==> flow/design.v <==
module counter_1000(clk,rst,clkout,statechange);
input clk,rst;
output clkout;
output [1:0] statechange;
reg clkout;
reg [9:0] flag1;
reg [1:0] statechange;
always @(posedge clk) 
begin   
    if(rst)
        begin
            flag1<=0;
            clkout<=1'b1;
        end
	else if(flag1<500) 
		begin
			flag1<=flag1+1;
			clkout<=1'b1;
		end 
	else if(flag1<1000)
		begin
			flag1<=flag1+1;
			clkout<=1'b0;
        end
    else if(flag1==1000)
        begin
            flag1<=0;
            clkout<=1'b1;
		end
end
always @(posedge clk)
begin 
    if(rst)
        statechange <= 0;
    else if(flag1==1000)
    begin
        if(statechange<3)
            statechange <= statechange + 1;
        else
            statechange <= 0;
    end
end
endmodule
module TrigSignal(clk_1m,rst,trig);
input clk_1m,rst;
output trig;
reg trig;
reg [16:0]flag1;
always @(posedge clk_1m) 
begin   
    if(rst)
        begin
            flag1<=0;
            trig<=1'b0;
        end
	else if(flag1<15) 
		begin
			flag1<=flag1+1;
			trig<=1'b1;
		end 
	else if(flag1<100000)
		begin
			flag1<=flag1+1;
			trig<=1'b0;
        end
    else if(flag1==100000)
        begin
            flag1<=0;
            trig<=1'b0;
		end
end
endmodule 
module PosCounter(clk_1m,rst,echo,dis_count);
input clk_1m,rst,echo;
output [19:0] dis_count;
reg [19:0] dis_count;
reg [19:0] count;
reg [19:0] countfinal;
always@(posedge clk_1m)
begin 
    if(rst)
    begin
        dis_count <= 0;
        count <= 0;
        countfinal <= 0;
    end
    else if(echo == 1'b1)
    begin
        count <= count+1;
        countfinal <= count;
    end
    else 
    begin
        dis_count <= countfinal *120 >> 6;
        count <= 0;
    end
end 
endmodule  
module Showdigit(in,LED_activating_counter,out1,out2);
input [19:0] in;
input [1:0] LED_activating_counter;
output reg [6:0] out1;
output reg [3:0] out2;
reg [3:0] outnumber;
always @(*)
begin
    case(LED_activating_counter)
    2'b00: 
    begin
        out2 = 4'b0111; 
        outnumber = (in / 10000)%10; 
    end
    2'b01: 
    begin
        out2 = 4'b1011; 
        outnumber = (in / 1000)%10; 
    end
    2'b10: 
    begin
        out2 = 4'b1101; 
        outnumber = ((in / 100)%10); 
    end
    2'b11: 
    begin
        out2 = 4'b1110; 
        outnumber = ((in / 10)%10); 
    end
    default: begin out2 = 4'b1111; outnumber = 4'b0000; end
    endcase
end
always@(*)
begin
    case(outnumber)
    4'b0000: out1 = 7'b0000001;  
    4'b0001: out1 = 7'b1001111;  
    4'b0010: out1 = 7'b0010010;  
    4'b0011: out1 = 7'b0000110;  
    4'b0100: out1 = 7'b1001100;  
    4'b0101: out1 = 7'b0100100;  
    4'b0110: out1 = 7'b0100000;  
    4'b0111: out1 = 7'b0001111;  
    4'b1000: out1 = 7'b0000000;  
    4'b1001: out1 = 7'b0000100;  
    default: out1 = 7'b0000001;  
    endcase
end
endmodule  
module Top(clk, rst, Trig, Echo, distance, sel);
input clk, rst, Echo;
output Trig;
output [6:0] distance;
output [3:0] sel;
wire [19:0] dis;
wire [1:0] state;
wire clk_1k;
counter_1000 u3(.clk(clk), .rst(rst), .clkout(clk_1k), .statechange(state));
TrigSignal u1(.clk_1m(clk), .rst(rst), .trig(Trig));
PosCounter u2(.clk_1m(clk), .rst(rst), .echo(Echo), .dis_count(dis));
Showdigit u4(.in(dis),.LED_activating_counter(state),.out1(distance[6:0]),.out2(sel[3:0]));
endmodule  
# == From RTL to reports: Top ==
# Tool output for the design above, in the order of the flow.
# Line numbers count from 1 in the design file above.
# Cell names lack the library's common part.
# The mark - stands for no value.
# design
top_module,Top
clk_port,clk
cell_library,sky130hd
pvt_corner,tt_025C_1v80

# == Elaborated design ==
# Source: Yosys, flattened and elaborated, memories not mapped. Widths are those after wreduce. Registers that Yosys merges into a memory's read port (data or address) are not register bits. Print and check cells do not count. Equal cells are merged and count once.
# Yosys's memory passes give these memory sizes; they may raise the number of words (mostly to a power of two), join words into wider ones and drop unused or constant bits.
# bits
rom_bits,112
out_inout_bits,12
in_bits,3
ff_bits,90
memories,1
elab_cells,48
# classes
eq_ne,5
reduce_and_logical,4
mux,12
mul,1
div_mod_pow,8
addsub,4
n_logic,1
compare,5
# mem_list
name,size,word_bits,read_ports,wr,line,rtl
(name not given),16,7,1,0,133,case(outnumber)
# ops
operator,n
32-bit by 4-bit remainder unit with 32-bit output with constant B,4
20-bit by 14-bit divider with 32-bit output with constant B,1
20-bit by 10-bit divider with 32-bit output with constant B,1
20-bit by 7-bit divider with 32-bit output with constant B,1
20-bit by 4-bit divider with 32-bit output with constant B,1
20-bit by 4-bit multiplier with 23-bit output with constant B,1
17-bit 2-to-1 mux,3
4-bit case mux with 4-bit select,2
10-bit 2-to-1 mux,3
20-bit by 1-bit adder with 20-bit output with constant B,1
17-bit by 1-bit adder with 17-bit output with constant B,1
17-bit < comparator with constant B,1
17-bit == test with constant B,1
17-bit by 4-bit < comparator with 1-bit output with constant B,1
10-bit by 1-bit adder with 10-bit output with constant B,1
10-bit < comparator with constant B,1
10-bit == test with constant B,1
10-bit by 9-bit < comparator with 1-bit output with constant B,1
3-bit nonzero test,2
2-bit == test with constant B,2
1-bit 2-to-1 mux,3
2-bit by 1-bit adder with 2-bit output with constant B,1
2-bit by 1-bit == test with 1-bit output with constant B,1
2-bit < comparator with constant B,1
2-bit logical NOT,1
2-bit OR reduction,1
2-bit 2-to-1 mux,1
1-bit inverter,1

# == Logic depth ==
# Depth = most cells in a row (Yosys ltp): at word level without a register or memory, in the mapped netlist without a sequential cell, where the memories' decode and read muxes count.
# logic_depth
depth_word,4
ABC_AREA,0
mapped_depth,431
depth_no_buf,408

# == Netlist ==
# Source: synth_stat.txt of the flow (Yosys; design flattened, memories mapped). It holds for the ABC_AREA given above (unset counts as 0); a run with the other value may have another netlist.
# types
cell_type,n,type_area_um2
ha_1,295,3691.04
nor2_1,491,1.84E+03
dfxtp_1,90,1.8E+03
a21oi_1,283,1.42E+03
o21a_1,171,1.28E+03
xnor2_1,146,1.28E+03
nand2_1,324,1.22E+03
nor3_1,234,1.17E+03
o21ai_0,179,895.859
fa_1,37,740.71
o31ai_1,96,720.691
xor2_1,73,639.363
nand3_1,121,605.581
mux2i_1,60,600.576
inv_1,138,517.997
mux2_2,46,517.997
a21o_1,68,510.49
clkbuf_1,114,427.91
# Other cell types: 110; their cells: 1025.
# synth_totals
cell_count,3991
seqArea_um2,1801.7
flip_flops,90
n_buf,146
area_um2,27894.3
# The figures by module come from a second, unflattened synthesis with its own total; it is not the netlist above.
# hier_totals
cells_unflattened,4098
hier_area_um2,29295.6
# Rows give one instance, submodules left out.
# modules
mod,seq_area_um2,instances,cells,mod_area_um2
Showdigit,0.0,1,3434,23283.6
PosCounter,1201.2,1,458,4202.8
TrigSignal,360.3,1,129,1099.8
counter_1000,260.2,1,77,709.4
Top,0.0,1,0,0.0

# == Worst setup path after synthesis ==
# Source: OpenSTA report_checks on the synthesized netlist (no wires, ideal clock, input and output delay 20% of the period each), path of least setup slack; recovery checks are left aside. Register names are those of the netlist, which keeps one name where synthesis merged equal registers.
# synth_timing
path_kind,register -> output
start,reg u3.statechange[0]
end,out distance[2]
out_delay_ps,200000
path_delay_ps,80856
stages,415
path_buffers,35
required_time_ps,800000
tclk_ps,1000000
arrival_ps,80856
slack_ps,719144
launch_ps,0
period_less_setup_slack_ps,280856
# "path_delay_ps" = arrival - input delay + setup time.
# At an output port there is no setup time.
# "stages" counts driving pins, that of a launching flip-flop among them; a cell with two outputs on the path counts twice.
# "period_less_setup_slack_ps" is the clock period less the worst setup slack; recovery checks do not enter. This is arithmetic on one report: input and output delays are still those of the set period (20% each).
# At most two assigning lines are given for a register; there are more.
# synth_via
path_cell_list,dfxtp_1 -> inv_1 -> ha_1 -> clkbuf_1 -> inv_1 -> nand2_1 -> ha_1 -> and4b_1 -> nand4_1 -> o21a_1 -> nand2_1 -> nand2_1 -> ha_1 -> and3_1 -> nand4_1 -> o21ai_1 -> clkbuf_1 -> mux2_2 -> [... 379 more ...] -> o21ai_0 -> nand2b_1 -> a21oi_1 -> nor2b_1 -> o21ai_0 -> nand2b_1 -> a21oi_1 -> nor2b_1 -> o21ai_0 -> nand2b_1 -> a21oi_1 -> nand2_1 -> o211ai_1 -> a31o_2 -> inv_1 -> ha_1 -> nand4bb_1 -> o221ai_1
cells_between,6
cone_lines,2
cone_classes,eq/ne (3); mux (1); reduce/logical (1); memory (1)
# synth_lines
item,line,rtl
from (decl),4,output [1:0] statechange;
from (assign),34,statechange <= 0;
from (assign),38,statechange <= statechange + 1;
to (decl),151,output [6:0] distance;
# No chain of elaborated cells between the ends is given.

# == Timing after layout ==
# From the final timing report of run 2: the path of least setup slack in the routed layout; clock arrival at registers is part of the times.
# The report prints the path's times to 10 ps; the period is as set.
# layout_timing
path_kind,register -> output
start,reg u3.statechange[0]
end,out distance[2]
path_buffers,35
required_time_ps,320000
out_delay_ps,80000
arrival_ps,106840
slack_ps,213160
stages,412
tclk_ps,400000
launch_ps,350
# At most two assigning lines are given for a register; there are more.
# layout_via
path_cell_list,dfxtp_1 -> inv_1 -> ha_4 -> clkbuf_1 -> inv_2 -> buf_12 -> ha_1 -> o21ai_0 -> nor2_1 -> ha_1 -> and4b_1 -> nand4_1 -> o21ai_0 -> nand2_1 -> nand2_1 -> ha_1 -> and3_1 -> nand4_1 -> [... 376 more ...] -> o41a_2 -> or4b_1 -> or4_1 -> buf_2 -> nor3b_1 -> xnor2_1 -> ha_1 -> nor2_1 -> nand4_1 -> a311o_1 -> or4_1 -> a2111oi_1 -> a31o_2 -> inv_1 -> ha_1 -> nand4bb_1 -> o221ai_1 -> clkdlybuf4s50_1
cells_between,6
cone_lines,2
cone_classes,eq/ne (3); mux (1); reduce/logical (1); memory (1)
# layout_lines
item,line,rtl
from (decl),4,output [1:0] statechange;
from (assign),34,statechange <= 0;
from (assign),38,statechange <= statechange + 1;
to (decl),151,output [6:0] distance;
# No chain of elaborated cells between the ends is given.

# Module Top, platform sky130hd: 2 stored runs of the flow (Yosys, OpenROAD) with differing settings, in no particular order. Input and output delays are each 20% of the period that was set; the output load is 0.01 pF.
# "period_reached_ps" means the clock period less the worst setup slack. The figure is calculated, with input and output delays left at 20% of the set period.
# "worstPathTime_ps" means the part of the period allowed to the worst setup path (the constraints hold back 20% at inputs and 20% at outputs) less its slack; where the path has registers, the arrival times of their clocks count too.
# "fin_power_uw" is the tool's figure for a default switching activity; nothing was simulated.
# "worstPathTime_ps" is known to 10 ps.
# Settings: n/a = not set for that run.
# Among the results, n/a means that no value is shown for the run.
run,ABC_AREA,CAP_MARGIN,CELL_PAD_IN_SITES_DETAIL_PLACEMENT,CORE_MARGIN,CORE_UTILIZATION,CTS_CLUSTER_DIAMETER,CTS_CLUSTER_SIZE,GPL_ROUTABILITY_DRIVEN,PLACE_DENSITY,SLEW_MARGIN,period_ns,CORE_ASPECT_RATIO,GPL_TIMING_DRIVEN,HOLD_SLACK_MARGIN,MIN_ROUTING_LAYER,SETUP_SLACK_MARGIN,period_reached_ps,yosys.chip_area_um2,total_die_area_um2,fin_tns_ps,fin_ws_ps,worstPathTime_ps,critical_path_type,final_stdcell_area_um2,fin_power_uw
run 1,0,5,1,6,71,319,35,1,0.54,5,301.0,n/a,n/a,n/a,n/a,n/a,n/a,n/a,n/a,n/a,n/a,n/a,n/a,n/a,n/a
run 2,0,20,1,2,40,n/a,78,0,n/a,25,400.0,0.51,0,0.28,met1,5.0,186840,27894.3,71984.4,0,213160,106840,register -> output,29697.2,18.3
# Run 1: no final report: placement broke off with DPL-0033
